==> flow/design.v <==
`timescale 1ns/1ps
module adder_32bit (
    input wire [31:0] a,
    input wire [31:0] b,
    output wire [31:0] sum
);
    wire [31:0] p, g;
    wire [32:0] c;
    assign c[0] = 1'b0;
    wire [7:0] block_p, block_g;
    wire [8:0] block_c;
    assign block_c[0] = 1'b0;
    assign p = a ^ b;   
    assign g = a & b;   
    assign c[1] = g[0] | (p[0] & c[0]);
    assign c[2] = g[1] | (p[1] & c[1]);
    assign c[3] = g[2] | (p[2] & c[2]);
    assign c[4] = g[3] | (p[3] & c[3]);
    assign block_p[0] = p[0] & p[1] & p[2] & p[3];
    assign block_g[0] = g[3] | (p[3] & g[2]) | (p[3] & p[2] & g[1]) | (p[3] & p[2] & p[1] & g[0]);
    assign c[5] = g[4] | (p[4] & c[4]);
    assign c[6] = g[5] | (p[5] & c[5]);
    assign c[7] = g[6] | (p[6] & c[6]);
    assign c[8] = g[7] | (p[7] & c[7]);
    assign block_p[1] = p[4] & p[5] & p[6] & p[7];
    assign block_g[1] = g[7] | (p[7] & g[6]) | (p[7] & p[6] & g[5]) | (p[7] & p[6] & p[5] & g[4]);
    assign c[9]  = g[8]  | (p[8]  & c[8]);
    assign c[10] = g[9]  | (p[9]  & c[9]);
    assign c[11] = g[10] | (p[10] & c[10]);
    assign c[12] = g[11] | (p[11] & c[11]);
    assign block_p[2] = p[8] & p[9] & p[10] & p[11];
    assign block_g[2] = g[11] | (p[11] & g[10]) | (p[11] & p[10] & g[9]) | (p[11] & p[10] & p[9] & g[8]);
    assign c[13] = g[12] | (p[12] & c[12]);
    assign c[14] = g[13] | (p[13] & c[13]);
    assign c[15] = g[14] | (p[14] & c[14]);
    assign c[16] = g[15] | (p[15] & c[15]);
    assign block_p[3] = p[12] & p[13] & p[14] & p[15];
    assign block_g[3] = g[15] | (p[15] & g[14]) | (p[15] & p[14] & g[13]) | (p[15] & p[14] & p[13] & g[12]);
    assign c[17] = g[16] | (p[16] & c[16]);
    assign c[18] = g[17] | (p[17] & c[17]);
    assign c[19] = g[18] | (p[18] & c[18]);
    assign c[20] = g[19] | (p[19] & c[19]);
    assign block_p[4] = p[16] & p[17] & p[18] & p[19];
    assign block_g[4] = g[19] | (p[19] & g[18]) | (p[19] & p[18] & g[17]) | (p[19] & p[18] & p[17] & g[16]);
    assign c[21] = g[20] | (p[20] & c[20]);
    assign c[22] = g[21] | (p[21] & c[21]);
    assign c[23] = g[22] | (p[22] & c[22]);
    assign c[24] = g[23] | (p[23] & c[23]);
    assign block_p[5] = p[20] & p[21] & p[22] & p[23];
    assign block_g[5] = g[23] | (p[23] & g[22]) | (p[23] & p[22] & g[21]) | (p[23] & p[22] & p[21] & g[20]);
    assign c[25] = g[24] | (p[24] & c[24]);
    assign c[26] = g[25] | (p[25] & c[25]);
    assign c[27] = g[26] | (p[26] & c[26]);
    assign c[28] = g[27] | (p[27] & c[27]);
    assign block_p[6] = p[24] & p[25] & p[26] & p[27];
    assign block_g[6] = g[27] | (p[27] & g[26]) | (p[27] & p[26] & g[25]) | (p[27] & p[26] & p[25] & g[24]);
    assign c[29] = g[28] | (p[28] & c[28]);
    assign c[30] = g[29] | (p[29] & c[29]);
    assign c[31] = g[30] | (p[30] & c[30]);
    assign c[32] = g[31] | (p[31] & c[31]);
    assign block_p[7] = p[28] & p[29] & p[30] & p[31];
    assign block_g[7] = g[31] | (p[31] & g[30]) | (p[31] & p[30] & g[29]) | (p[31] & p[30] & p[29] & g[28]);
    assign block_c[1] = block_g[0] | (block_p[0] & block_c[0]);
    assign block_c[2] = block_g[1] | (block_p[1] & block_c[1]);
    assign block_c[3] = block_g[2] | (block_p[2] & block_c[2]);
    assign block_c[4] = block_g[3] | (block_p[3] & block_c[3]);
    assign block_c[5] = block_g[4] | (block_p[4] & block_c[4]);
    assign block_c[6] = block_g[5] | (block_p[5] & block_c[5]);
    assign block_c[7] = block_g[6] | (block_p[6] & block_c[6]);
    assign block_c[8] = block_g[7] | (block_p[7] & block_c[7]);
    assign sum = p ^ c[31:0];
endmodule
`timescale 1ns/1ps
module csa_32bit (
    input wire [31:0] a,
    input wire [31:0] b,
    input wire [31:0] c,
    output wire [31:0] sum,
    output wire [31:0] carry
);
    genvar i;
    generate
        for (i = 0; i < 32; i = i + 1) begin : csa_bit
            full_adder fa (
                .a(a[i]),
                .b(b[i]),
                .c_in(c[i]),
                .sum(sum[i]),
                .c_out(carry[i])
            );
        end
    endgenerate
endmodule
module full_adder (
    input wire a,
    input wire b,
    input wire c_in,
    output wire sum,
    output wire c_out
);
    wire xor_ab, and_ab, and_xor_cin;
    xor_gate xor1 (.a(a), .b(b), .out(xor_ab));
    xor_gate xor2 (.a(xor_ab), .b(c_in), .out(sum));
    and_gate and1 (.a(a), .b(b), .out(and_ab));
    and_gate and2 (.a(xor_ab), .b(c_in), .out(and_xor_cin));
    or_gate or1 (.a(and_ab), .b(and_xor_cin), .out(c_out));
endmodule
`timescale 1ns/1ps
module and_gate (
    input wire a,
    input wire b,
    output wire out
);
    and(out,a,b);
endmodule
module xor_gate (
    input wire a,
    input wire b,
    output wire out
);
    xor(out,a,b);
endmodule
module or_gate (
    input wire a,
    input wire b,
    output wire out
);
    or(out,a,b);
endmodule
module multiplier_16bit (
    input wire [15:0] a,
    input wire [15:0] b,
    output wire [31:0] product
);
    wire [31:0] pp [15:0];
    genvar i, j;
    generate
        for (i = 0; i < 16; i = i + 1) begin : pp_row
            for (j = 0; j < 16; j = j + 1) begin : pp_col
                wire pp_bit;
                and pp_and (pp_bit, a[j], b[i]);
                assign pp[i][j+i] = pp_bit;
            end
            if (i > 0) begin : lower_zeros
                for (j = 0; j < i; j = j + 1) begin : lz
                    assign pp[i][j] = 1'b0;
                end
            end
            if (i + 16 < 32) begin : upper_zeros
                for (j = i + 16; j < 32; j = j + 1) begin : uz
                    assign pp[i][j] = 1'b0;
                end
            end
        end
    endgenerate
    wire [31:0] s1_sum[5:0], s1_carry[5:0];
    csa_32bit csa1_0 (.a(pp[0]), .b(pp[1]), .c(pp[2]), .sum(s1_sum[0]), .carry(s1_carry[0]));
    csa_32bit csa1_1 (.a(pp[3]), .b(pp[4]), .c(pp[5]), .sum(s1_sum[1]), .carry(s1_carry[1]));
    csa_32bit csa1_2 (.a(pp[6]), .b(pp[7]), .c(pp[8]), .sum(s1_sum[2]), .carry(s1_carry[2]));
    csa_32bit csa1_3 (.a(pp[9]), .b(pp[10]), .c(pp[11]), .sum(s1_sum[3]), .carry(s1_carry[3]));
    csa_32bit csa1_4 (.a(pp[12]), .b(pp[13]), .c(pp[14]), .sum(s1_sum[4]), .carry(s1_carry[4]));
    assign s1_sum[5] = pp[15];
    assign s1_carry[5] = 32'd0;
    wire [31:0] s2_sum[3:0], s2_carry[3:0];
    csa_32bit csa2_0 (.a(s1_sum[0]), .b({s1_carry[0][30:0], 1'b0}), .c(s1_sum[1]),
                      .sum(s2_sum[0]), .carry(s2_carry[0]));
    csa_32bit csa2_1 (.a({s1_carry[1][30:0], 1'b0}), .b(s1_sum[2]), .c({s1_carry[2][30:0], 1'b0}),
                      .sum(s2_sum[1]), .carry(s2_carry[1]));
    csa_32bit csa2_2 (.a(s1_sum[3]), .b({s1_carry[3][30:0], 1'b0}), .c(s1_sum[4]),
                      .sum(s2_sum[2]), .carry(s2_carry[2]));
    csa_32bit csa2_3 (.a({s1_carry[4][30:0], 1'b0}), .b(s1_sum[5]), .c({s1_carry[5][30:0], 1'b0}),
                      .sum(s2_sum[3]), .carry(s2_carry[3]));
    wire [31:0] s3_sum[2:0], s3_carry[2:0];
    csa_32bit csa3_0 (.a(s2_sum[0]), .b({s2_carry[0][30:0], 1'b0}), .c(s2_sum[1]),
                      .sum(s3_sum[0]), .carry(s3_carry[0]));
    csa_32bit csa3_1 (.a({s2_carry[1][30:0], 1'b0}), .b(s2_sum[2]), .c({s2_carry[2][30:0], 1'b0}),
                      .sum(s3_sum[1]), .carry(s3_carry[1]));
    assign s3_sum[2] = s2_sum[3];
    assign s3_carry[2] = {s2_carry[3][30:0], 1'b0};
    wire [31:0] s4_sum[1:0], s4_carry[1:0];
    csa_32bit csa4_0 (.a(s3_sum[0]), .b({s3_carry[0][30:0], 1'b0}), .c(s3_sum[1]),
                      .sum(s4_sum[0]), .carry(s4_carry[0]));
    csa_32bit csa4_1 (.a({s3_carry[1][30:0], 1'b0}), .b(s3_sum[2]), .c(s3_carry[2]),
                      .sum(s4_sum[1]), .carry(s4_carry[1]));
    wire [31:0] final_sum, final_carry;
    csa_32bit csa_final (.a(s4_sum[0]), .b({s4_carry[0][30:0], 1'b0}), .c(s4_sum[1]),
                         .sum(final_sum), .carry(final_carry));
    wire [31:0] shifted_carry;
    assign shifted_carry = {final_carry[30:0], 1'b0};
    wire [31:0] temp_sum;
    adder_32bit final_adder1 (.a(final_sum), .b(shifted_carry), .sum(temp_sum));
    wire [31:0] shifted_carry2;
    assign shifted_carry2 = {s4_carry[1][30:0], 1'b0};
    adder_32bit final_adder2 (.a(temp_sum), .b(shifted_carry2), .sum(product));
endmodule
`timescale 1ns/1ps
module pe (
    input wire clk,
    input wire rst_n,
    input wire en,
    input wire [15:0] a_in,       
    input wire [15:0] b_in,       
    input wire [31:0] partial_sum_in,   
    input wire load_acc,          
    output reg [15:0] a_out,      
    output reg [15:0] b_out,      
    output wire [31:0] acc_out    
);
    wire [31:0] mult_result;
    wire [31:0] add_result;
    reg [31:0] accumulator;
    multiplier_16bit mult_inst (
        .a(a_in),
        .b(b_in),
        .product(mult_result)
    );
    adder_32bit add_inst (
        .a(accumulator),
        .b(mult_result),
        .sum(add_result)
    );
    always @(posedge clk or negedge rst_n) begin
        if (!rst_n) begin
            accumulator <= 32'd0;
        end else if (load_acc) begin
            accumulator <= partial_sum_in;
        end else if (en) begin
            accumulator <= add_result;
        end
    end
    always @(posedge clk or negedge rst_n) begin
        if (!rst_n) begin
            a_out <= 16'd0;
            b_out <= 16'd0;
        end else if (en) begin
            a_out <= a_in;
            b_out <= b_in;
        end
    end
    assign acc_out = accumulator;
endmodule
`timescale 1ns/1ps
module mac_array_4x4 (
    input wire clk,
    input wire rst_n,
    input wire en,
    input wire load_acc,
    input wire [15:0] a_in_0,
    input wire [15:0] a_in_1,
    input wire [15:0] a_in_2,
    input wire [15:0] a_in_3,
    input wire [15:0] b_in_0,
    input wire [15:0] b_in_1,
    input wire [15:0] b_in_2,
    input wire [15:0] b_in_3,
    input wire [511:0] partial_sum_init,
    output wire [31:0] result_0_0, result_0_1, result_0_2, result_0_3,
    output wire [31:0] result_1_0, result_1_1, result_1_2, result_1_3,
    output wire [31:0] result_2_0, result_2_1, result_2_2, result_2_3,
    output wire [31:0] result_3_0, result_3_1, result_3_2, result_3_3
);
    wire [15:0] a_wire [0:3][0:4];   
    wire [15:0] b_wire [0:4][0:3];   
    assign a_wire[0][0] = a_in_0;
    assign a_wire[1][0] = a_in_1;
    assign a_wire[2][0] = a_in_2;
    assign a_wire[3][0] = a_in_3;
    assign b_wire[0][0] = b_in_0;
    assign b_wire[0][1] = b_in_1;
    assign b_wire[0][2] = b_in_2;
    assign b_wire[0][3] = b_in_3;
    wire [31:0] acc_out [0:3][0:3];
    genvar row, col;
    generate
        for (row = 0; row < 4; row = row + 1) begin : pe_row
            for (col = 0; col < 4; col = col + 1) begin : pe_col
                pe pe_inst (
                    .clk(clk),
                    .rst_n(rst_n),
                    .en(en),
                    .a_in(a_wire[row][col]),
                    .b_in(b_wire[row][col]),
                    .partial_sum_in(partial_sum_init[(row*4+col)*32 +: 32]),
                    .load_acc(load_acc),
                    .a_out(a_wire[row][col+1]),
                    .b_out(b_wire[row+1][col]),
                    .acc_out(acc_out[row][col])
                );
            end
        end
    endgenerate
    assign result_0_0 = acc_out[0][0];
    assign result_0_1 = acc_out[0][1];
    assign result_0_2 = acc_out[0][2];
    assign result_0_3 = acc_out[0][3];
    assign result_1_0 = acc_out[1][0];
    assign result_1_1 = acc_out[1][1];
    assign result_1_2 = acc_out[1][2];
    assign result_1_3 = acc_out[1][3];
    assign result_2_0 = acc_out[2][0];
    assign result_2_1 = acc_out[2][1];
    assign result_2_2 = acc_out[2][2];
    assign result_2_3 = acc_out[2][3];
    assign result_3_0 = acc_out[3][0];
    assign result_3_1 = acc_out[3][1];
    assign result_3_2 = acc_out[3][2];
    assign result_3_3 = acc_out[3][3];
endmodule
==> reports on mac_array_4x4 <==
## Step by step through the tools: mac_array_4x4

Module mac_array_4x4 before and after one edit of its RTL, step after step.
Lines under "original" count in the file above, lines under "edited" in the edited file.
"change": "edited" minus "original" as printed here. "relative change": 100 x difference / "original".
Operators: Yosys type, input widths -> output width; for muxes data width and select width s.
Cell names lack the library's common part.
The mark n/a stands for no value.

| inputs | value |
|---|---|
| top | mac_array_4x4 |
| clock | clk |
| library | sky130hd |
| library corner | tt_025C_1v80 |

## The edit

Unified diff, file above to edited file.
This change comes from a script, not from a designer. The edited design behaves differently; no optimisation was intended.

```diff
@@ -33,5 +33,5 @@
     assign c[13] = g[12] | (p[12] & c[12]);
     assign c[14] = g[13] | (p[13] & c[13]);
-    assign c[15] = g[14] | (p[14] & c[14]);
+    assign c[15] = g[14] | (p[14] + c[14]);
     assign c[16] = g[15] | (p[15] & c[15]);
     assign block_p[3] = p[12] & p[13] & p[14] & p[15];
```

## Elaborated design

Counts by Yosys on the flattened word-level netlist (proc, flatten, opt, wreduce). Print and check cells are left out. Cells with the same type and inputs are merged into one.

Operators by class:

| what | original | edited | change | relative change (%) |
|---|---|---|---|---|
| reductions and logical operators | 1 | 1 | 0 | 0.00 |
| bitwise gates (word level) | 23,712 | 23,664 | -48 | -0.20 |
| mux-type cells | 32 | 32 | 0 | 0.00 |
| add/sub/neg operators | 0 | 48 | +48 | n/a |

Operator list:

| operator | original | edited | change | relative change (%) |
|---|---|---|---|---|
| $and 1x1->1 | 12,368 | 12,320 | -48 | -0.39 |
| $add 1x1->1 | 0 | 48 | +48 | n/a |

Unchanged operator kinds not shown: 8.

Word-level totals:

| what | original | edited | change | relative change (%) |
|---|---|---|---|---|
| bits of input ports | 644 | 644 | 0 | 0.00 |
| register bits | 896 | 896 | 0 | 0.00 |
| output and inout bits | 512 | 512 | 0 | 0.00 |

## Depth

Depth = most cells in a row (Yosys ltp): at word level without a register or memory, in the mapped netlist without a sequential cell, where the memories' decode and read muxes count.

Logic depth:

| what | original | edited | change | relative change (%) |
|---|---|---|---|---|
| depth in word-level cells | 204 | 204 | 0 | 0.00 |
| ABC_AREA | 0 | 0 | n/a | n/a |
| gate-level depth with buffers | 48 | 50 | +2 | +4.17 |

## After synthesis

Yosys stat after the flow's synthesis: flattened, memories mapped to cells. It holds for the ABC_AREA given above (unset counts as 0); a run with the other value may have another netlist.

Cells by type:

| cell | original | edited | change | relative change (%) |
|---|---|---|---|---|
| o21ai_0 | 912 | 575 | -337 | -36.95 |
| o21ai_1 | 63 | 381 | +318 | +504.76 |
| buf_2 | 142 | 44 | -98 | -69.01 |
| clkbuf_1 | 570 | 643 | +73 | +12.81 |
| inv_1 | 4,471 | 4,521 | +50 | +1.12 |
| nor2_1 | 17 | 48 | +31 | +182.35 |
| buf_6 | 14 | 37 | +23 | +164.29 |
| fa_1 | 4,032 | 4,016 | -16 | -0.40 |
| ha_1 | 1,024 | 1,040 | +16 | +1.56 |
| xnor2_1 | 32 | 48 | +16 | +50.00 |
| mux2i_1 | 16 | 32 | +16 | +100.00 |
| xor2_1 | 16 | 32 | +16 | +100.00 |
| nand2_1 | 1,158 | 1,145 | -13 | -1.12 |
| buf_4 | 53 | 46 | -7 | -13.21 |
| buf_1 | 1 | 8 | +7 | +700.00 |
| nand2b_1 | 10 | 4 | -6 | -60.00 |
| a2bb2oi_1 | 9 | 3 | -6 | -66.67 |
| nand3_1 | 9 | 3 | -6 | -66.67 |

Unchanged cell types not shown: 2.
Not every row of either side is listed.

Synthesis totals:

| what | original | edited | change | relative change (%) |
|---|---|---|---|---|
| sequential area (um^2) | 22,421.5 | 22,421.5 | 0.0 | 0.00 |
| buffer cells | 780 | 778 | -2 | -0.26 |
| mapped cells | 17,773 | 17,860 | +87 | +0.49 |
| flip-flops | 896 | 896 | 0 | 0.00 |
| synthesis area (um^2) | 175,240.6 | 175,709.8 | +469.2 | +0.27 |

The figures by module come from a second, unflattened synthesis with its own total; it is not the netlist above.

Unflattened totals:

| what | original | edited | change | relative change (%) |
|---|---|---|---|---|
| cells (unflattened synthesis) | 45,296 | 45,632 | +336 | +0.74 |
| area (unflattened synthesis) (um^2) | 366,071.1 | 366,851.8 | +780.7 | +0.21 |

Each row is one instance without its submodules.

By module, original:

| module | area (um^2) | times used | cells | seq. area (um^2) |
|---|---|---|---|---|
| xor_gate | 8.8 | 14,336 | 1 | 0.0 |
| and_gate | 6.3 | 14,336 | 1 | 0.0 |
| pe | 2,811.4 | 16 | 206 | 1,601.5 |
| or_gate | 6.3 | 7,168 | 1 | 0.0 |
| adder_32bit | 636.9 | 48 | 32 | 0.0 |
| multiplier_16bit | 1,901.8 | 16 | 289 | 0.0 |
| csa_32bit | 0.0 | 224 | 0 | 0.0 |
| full_adder | 0.0 | 7,168 | 0 | 0.0 |
| mac_array_4x4 | 0.0 | 1 | 0 | 0.0 |

By module, edited:

| module | area (um^2) | times used | cells | seq. area (um^2) |
|---|---|---|---|---|
| xor_gate | 8.8 | 14,336 | 1 | 0.0 |
| and_gate | 6.3 | 14,336 | 1 | 0.0 |
| pe | 2,811.4 | 16 | 206 | 1,601.5 |
| or_gate | 6.3 | 7,168 | 1 | 0.0 |
| adder_32bit | 653.1 | 48 | 39 | 0.0 |
| multiplier_16bit | 1,901.8 | 16 | 289 | 0.0 |
| csa_32bit | 0.0 | 224 | 0 | 0.0 |
| full_adder | 0.0 | 7,168 | 0 | 0.0 |
| mac_array_4x4 | 0.0 | 1 | 0 | 0.0 |

## Path before layout

Path of least setup slack by OpenSTA after synthesis, without wires, with an ideal clock, recovery checks aside; 20% of the period is set as input and as output delay. Where synthesis merged equal registers, the netlist keeps one of their names.

Path after synthesis:

| what | original | edited | change | relative change (%) |
|---|---|---|---|---|
| path kind | input -> register | input -> register | n/a | n/a |
| from | in b_in_0[0] | in b_in_2[0] | n/a | n/a |
| to | reg pe_row[0].pe_col[0].pe_inst.accumulator[31] | reg pe_row[0].pe_col[2].pe_inst.accumulator[31] | n/a | n/a |
| path slack (ps) | 1,016 | 1,371 | +355 | n/a |
| launch time at the first pin (ps) | 3,600 | 3,600 | 0 | 0.00 |
| path buffers | 1 | 1 | 0 | 0.00 |
| data required time (ps) | 17,884 | 17,884 | 0 | 0.00 |
| arrival time (ps) | 16,868 | 16,513 | -355 | -2.10 |
| stages | 41 | 41 | 0 | 0.00 |
| delay of the path (ps) | 13,384 | 13,029 | -355 | -2.65 |
| period (ps) | 18,000 | 18,000 | 0 | 0.00 |
| period reached after synthesis (ps) | 16,984 | 16,629 | -355 | -2.09 |

"delay of the path" is the arrival time less input delay plus setup time.
"stages" counts driving pins, that of a launching flip-flop among them; a cell with two outputs on the path counts twice.
"period reached after synthesis" = period - worst setup slack (recovery checks aside). The figure is calculated, with input and output delays left at 20% of the set period.
The rows between start and end are the longest chain of elaborated cells between them; the timing report does not say that the signal goes this way. Where chains are equally long, one stands for them.
Each line given opens the expression or statement behind the cell; cells for indexed reads and writes are added by Yosys, which also makes memories of some case tables.
At most two assigning lines are given for a register; there are more.

| between the ends, after synthesis, original | value |
|---|---|
| cell sequence | clkbuf_1 -> and2_1 -> fa_1 -> inv_1 -> fa_1 -> fa_1 -> fa_1 -> inv_1 -> ha_1 -> fa_1 -> inv_1 -> fa_1 -> fa_1 -> fa_1 -> fa_1 -> fa_1 -> fa_1 -> fa_1 -> [5 not listed] -> fa_1 -> fa_1 -> fa_1 -> fa_1 -> fa_1 -> fa_1 -> fa_1 -> fa_1 -> fa_1 -> fa_1 -> fa_1 -> fa_1 -> fa_1 -> fa_1 -> fa_1 -> xnor2_1 -> xnor2_1 -> o311ai_0 |
| cells in the longest elaborated chain | 71 |
| elaborated cells between the ends (all ways) | 546 |
| RTL lines with such cells | 39 |
| those cells by class | 2 x mux; 544 x logic |

RTL lines, path after synthesis, original:

| what | RTL line | source |
|---|---|---|
| from (decl) | 252 | `input wire [15:0] b_in_0,` |
| $and 1x1->1 | 141 | `and pp_and (pp_bit, a[j], b[i]);` |
| $xor 1x1->1 | 121 | `xor(out,a,b);` |
| $and 1x1->1 | 114 | `and(out,a,b);` |
| $or 1x1->1 | 128 | `or(out,a,b);` |
| $xor 1x1->1 | 121 |  |
| $and 1x1->1 | 114 |  |
| $or 1x1->1 | 128 |  |
| [57 not listed] | n/a |  |
| $xor 31x32->32 | 71 | `assign sum = p ^ c[31:0];` |
| $xor 32x32->32 | 13 | `assign p = a ^ b;` |
| $xor 32x32->32 | 71 |  |
| $xor 32x32->32 | 13 |  |
| $xor 32x32->32 | 71 |  |
| $mux 32 | 227 | `end else if (en) begin` |
| $mux 32 | 225 | `end else if (load_acc) begin` |
| to (assign) | 226 | `accumulator <= partial_sum_in;` |
| to (assign) | 228 | `accumulator <= add_result;` |
| to (decl) | 211 | `reg [31:0] accumulator;` |

| between the ends, after synthesis, edited | value |
|---|---|
| cell sequence | clkbuf_1 -> and2_1 -> fa_1 -> inv_1 -> fa_1 -> fa_1 -> fa_1 -> inv_1 -> ha_1 -> fa_1 -> inv_1 -> fa_1 -> fa_1 -> fa_1 -> fa_1 -> fa_1 -> inv_1 -> fa_1 -> [5 not listed] -> fa_1 -> fa_1 -> fa_1 -> fa_1 -> fa_1 -> fa_1 -> fa_1 -> fa_1 -> fa_1 -> fa_1 -> fa_1 -> fa_1 -> fa_1 -> fa_1 -> fa_1 -> xor2_1 -> xnor2_1 -> o311ai_0 |
| cells in the longest elaborated chain | 71 |
| elaborated cells between the ends (all ways) | 546 |
| RTL lines with such cells | 39 |
| those cells by class | 3 x add/sub; 2 x mux; 541 x logic |

RTL lines, path after synthesis, edited:

| what | RTL line | source |
|---|---|---|
| from (decl) | 254 | `input wire [15:0] b_in_2,` |
| $and 1x1->1 | 141 | `and pp_and (pp_bit, a[j], b[i]);` |
| $xor 1x1->1 | 121 | `xor(out,a,b);` |
| $and 1x1->1 | 114 | `and(out,a,b);` |
| $or 1x1->1 | 128 | `or(out,a,b);` |
| $xor 1x1->1 | 121 |  |
| $and 1x1->1 | 114 |  |
| $or 1x1->1 | 128 |  |
| [57 not listed] | n/a |  |
| $xor 31x32->32 | 71 | `assign sum = p ^ c[31:0];` |
| $xor 32x32->32 | 13 | `assign p = a ^ b;` |
| $xor 32x32->32 | 71 |  |
| $xor 32x32->32 | 13 |  |
| $xor 32x32->32 | 71 |  |
| $mux 32 | 227 | `end else if (en) begin` |
| $mux 32 | 225 | `end else if (load_acc) begin` |
| to (assign) | 226 | `accumulator <= partial_sum_in;` |
| to (assign) | 228 | `accumulator <= add_result;` |
| to (decl) | 211 | `reg [31:0] accumulator;` |

## Path in the finished layout

Path of least setup slack in the final report of the runs of pair 1 (OpenROAD, finished layout, wires in). Where an end is a register, its clock arrival counts in the times.
The report prints the path's times to 10 ps; the period is as set.

Path post-layout:

| what | original | edited | change | relative change (%) |
|---|---|---|---|---|
| path kind | input -> register | input -> register | n/a | n/a |
| from | in b_in_1[0] | in b_in_0[0] | n/a | n/a |
| to | reg pe_row[0].pe_col[1].pe_inst.accumulator[31] | reg pe_row[0].pe_col[0].pe_inst.accumulator[31] | n/a | n/a |
| launch time at the first pin (ps) | 3,460 | 3,460 | 0 | 0.00 |
| path buffers | 3 | 3 | 0 | 0.00 |
| data required time (ps) | 18,100 | 18,070 | -30 | -0.17 |
| period (ps) | 17,300 | 17,300 | 0 | 0.00 |
| arrival time (ps) | 17,730 | 17,570 | -160 | -0.90 |
| path slack (ps) | 370 | 500 | +130 | n/a |
| stages | 44 | 43 | -1 | -2.27 |

The rows between start and end are the longest chain of elaborated cells between them; the timing report does not say that the signal goes this way. Where chains are equally long, one stands for them.
At most two assigning lines are given for a register; there are more.

| between the ends, post-layout, original | value |
|---|---|
| cell sequence | clkdlybuf4s50_1 -> buf_12 -> and2_1 -> fa_1 -> inv_1 -> fa_1 -> fa_1 -> fa_1 -> inv_1 -> ha_1 -> fa_1 -> inv_1 -> fa_1 -> fa_1 -> fa_1 -> fa_2 -> fa_1 -> fa_1 -> [8 not listed] -> fa_1 -> fa_1 -> fa_1 -> fa_1 -> fa_1 -> fa_1 -> fa_1 -> fa_1 -> fa_1 -> fa_1 -> fa_1 -> fa_1 -> fa_1 -> xnor2_1 -> xnor2_1 -> buf_4 -> nand3_1 -> o211ai_1 |
| cells in the longest elaborated chain | 71 |
| elaborated cells between the ends (all ways) | 546 |
| RTL lines with such cells | 39 |
| those cells by class | 2 x mux; 544 x logic |

RTL lines, path post-layout, original:

| what | RTL line | source |
|---|---|---|
| from (decl) | 253 | `input wire [15:0] b_in_1,` |
| $and 1x1->1 | 141 | `and pp_and (pp_bit, a[j], b[i]);` |
| $xor 1x1->1 | 121 | `xor(out,a,b);` |
| $and 1x1->1 | 114 | `and(out,a,b);` |
| $or 1x1->1 | 128 | `or(out,a,b);` |
| $xor 1x1->1 | 121 |  |
| $and 1x1->1 | 114 |  |
| $or 1x1->1 | 128 |  |
| [57 not listed] | n/a |  |
| $xor 31x32->32 | 71 | `assign sum = p ^ c[31:0];` |
| $xor 32x32->32 | 13 | `assign p = a ^ b;` |
| $xor 32x32->32 | 71 |  |
| $xor 32x32->32 | 13 |  |
| $xor 32x32->32 | 71 |  |
| $mux 32 | 227 | `end else if (en) begin` |
| $mux 32 | 225 | `end else if (load_acc) begin` |
| to (assign) | 226 | `accumulator <= partial_sum_in;` |
| to (assign) | 228 | `accumulator <= add_result;` |
| to (decl) | 211 | `reg [31:0] accumulator;` |

| between the ends, post-layout, edited | value |
|---|---|
| cell sequence | clkdlybuf4s50_1 -> buf_4 -> and2_1 -> fa_1 -> fa_1 -> fa_1 -> inv_1 -> fa_1 -> inv_1 -> ha_1 -> inv_1 -> fa_1 -> fa_1 -> fa_1 -> fa_1 -> fa_1 -> inv_1 -> fa_1 -> [7 not listed] -> fa_1 -> fa_1 -> fa_1 -> fa_1 -> fa_1 -> fa_1 -> fa_1 -> fa_1 -> fa_1 -> fa_1 -> fa_1 -> fa_1 -> fa_1 -> xnor2_2 -> xnor2_2 -> buf_12 -> nand3_1 -> o211ai_1 |
| cells in the longest elaborated chain | 71 |
| elaborated cells between the ends (all ways) | 546 |
| RTL lines with such cells | 39 |
| those cells by class | 3 x add/sub; 2 x mux; 541 x logic |

RTL lines, path post-layout, edited:

| what | RTL line | source |
|---|---|---|
| from (decl) | 252 | `input wire [15:0] b_in_0,` |
| $and 1x1->1 | 141 | `and pp_and (pp_bit, a[j], b[i]);` |
| $xor 1x1->1 | 121 | `xor(out,a,b);` |
| $and 1x1->1 | 114 | `and(out,a,b);` |
| $or 1x1->1 | 128 | `or(out,a,b);` |
| $xor 1x1->1 | 121 |  |
| $and 1x1->1 | 114 |  |
| $or 1x1->1 | 128 |  |
| [57 not listed] | n/a |  |
| $xor 31x32->32 | 71 | `assign sum = p ^ c[31:0];` |
| $xor 32x32->32 | 13 | `assign p = a ^ b;` |
| $xor 32x32->32 | 71 |  |
| $xor 32x32->32 | 13 |  |
| $xor 32x32->32 | 71 |  |
| $mux 32 | 227 | `end else if (en) begin` |
| $mux 32 | 225 | `end else if (load_acc) begin` |
| to (assign) | 226 | `accumulator <= partial_sum_in;` |
| to (assign) | 228 | `accumulator <= add_result;` |
| to (decl) | 211 | `reg [31:0] accumulator;` |

## Measured runs

Both versions went through the flow (Yosys, OpenROAD) with the same settings in each pair. Constraints: input delay and output delay 20% of the set period each, output load 0.01 pF.

| settings, pair 1 | value |
|---|---|
| CORE_UTILIZATION | 40 |
| period_ns | 17.3 |
| CAP_MARGIN | 20 |
| CORE_MARGIN | 2 |
| SLEW_MARGIN | 20 |

Results, pair 1:

| what | original | edited | change | relative change (%) |
|---|---|---|---|---|
| period reached (ps) | 16,927 | 16,797 | -130 | -0.77 |
| die footprint (um^2) | 443,409.0 | 444,589.0 | +1,180.0 | +0.27 |
| lowest hold slack (ps) | 509 | 509 | 0 | n/a |
| utilization | 0.455 | 0.455 | 0.000 | n/a |
| post-synthesis cell area (um^2) | 175,240.6 | 175,709.8 | +469.2 | +0.27 |
| standard-cell area of the final layout (um^2) | 199,055.0 | 199,230.0 | +175.0 | +0.09 |
| worst setup slack after layout (ps) | 373 | 503 | +130 | n/a |
| total negative setup slack (ps) | 0 | 0 | 0 | n/a |

| settings, pair 2 | value |
|---|---|
| ABC_AREA | 1 |
| CAP_MARGIN | 10 |
| CELL_PAD_IN_SITES_GLOBAL_PLACEMENT | 3 |
| CORE_UTILIZATION | 26 |
| CTS_CLUSTER_SIZE | 40 |
| GPL_ROUTABILITY_DRIVEN | 1 |
| GPL_TIMING_DRIVEN | 0 |
| MIN_ROUTING_LAYER | met1 |
| PLACE_DENSITY_LB_ADDON | 0.14 |
| SETUP_SLACK_MARGIN | 5.0 |
| SLEW_MARGIN | 10 |
| period_ns | 18.6 |
| CORE_MARGIN | 2 |

Results, pair 2:

| what | original | edited | change | relative change (%) |
|---|---|---|---|---|
| period reached (ps) | 16,114 | 15,620 | -494 | -3.07 |
| die footprint (um^2) | 696,899.0 | 700,385.0 | +3,486.0 | +0.50 |
| lowest hold slack (ps) | 529 | 519 | -10 | n/a |
| utilization | 0.315 | 0.315 | 0.000 | n/a |
| post-synthesis cell area (um^2) | 179,462.1 | 180,364.2 | +902.1 | +0.50 |
| standard-cell area of the final layout (um^2) | 217,134.0 | 217,534.0 | +400.0 | +0.18 |
| worst setup slack after layout (ps) | 2,486 | 2,980 | +494 | n/a |
| total negative setup slack (ps) | 0 | 0 | 0 | n/a |

By "period reached" is meant the clock period of the run minus its worst setup slack. This is arithmetic on one report: input and output delays are still those of the set period (20% each).
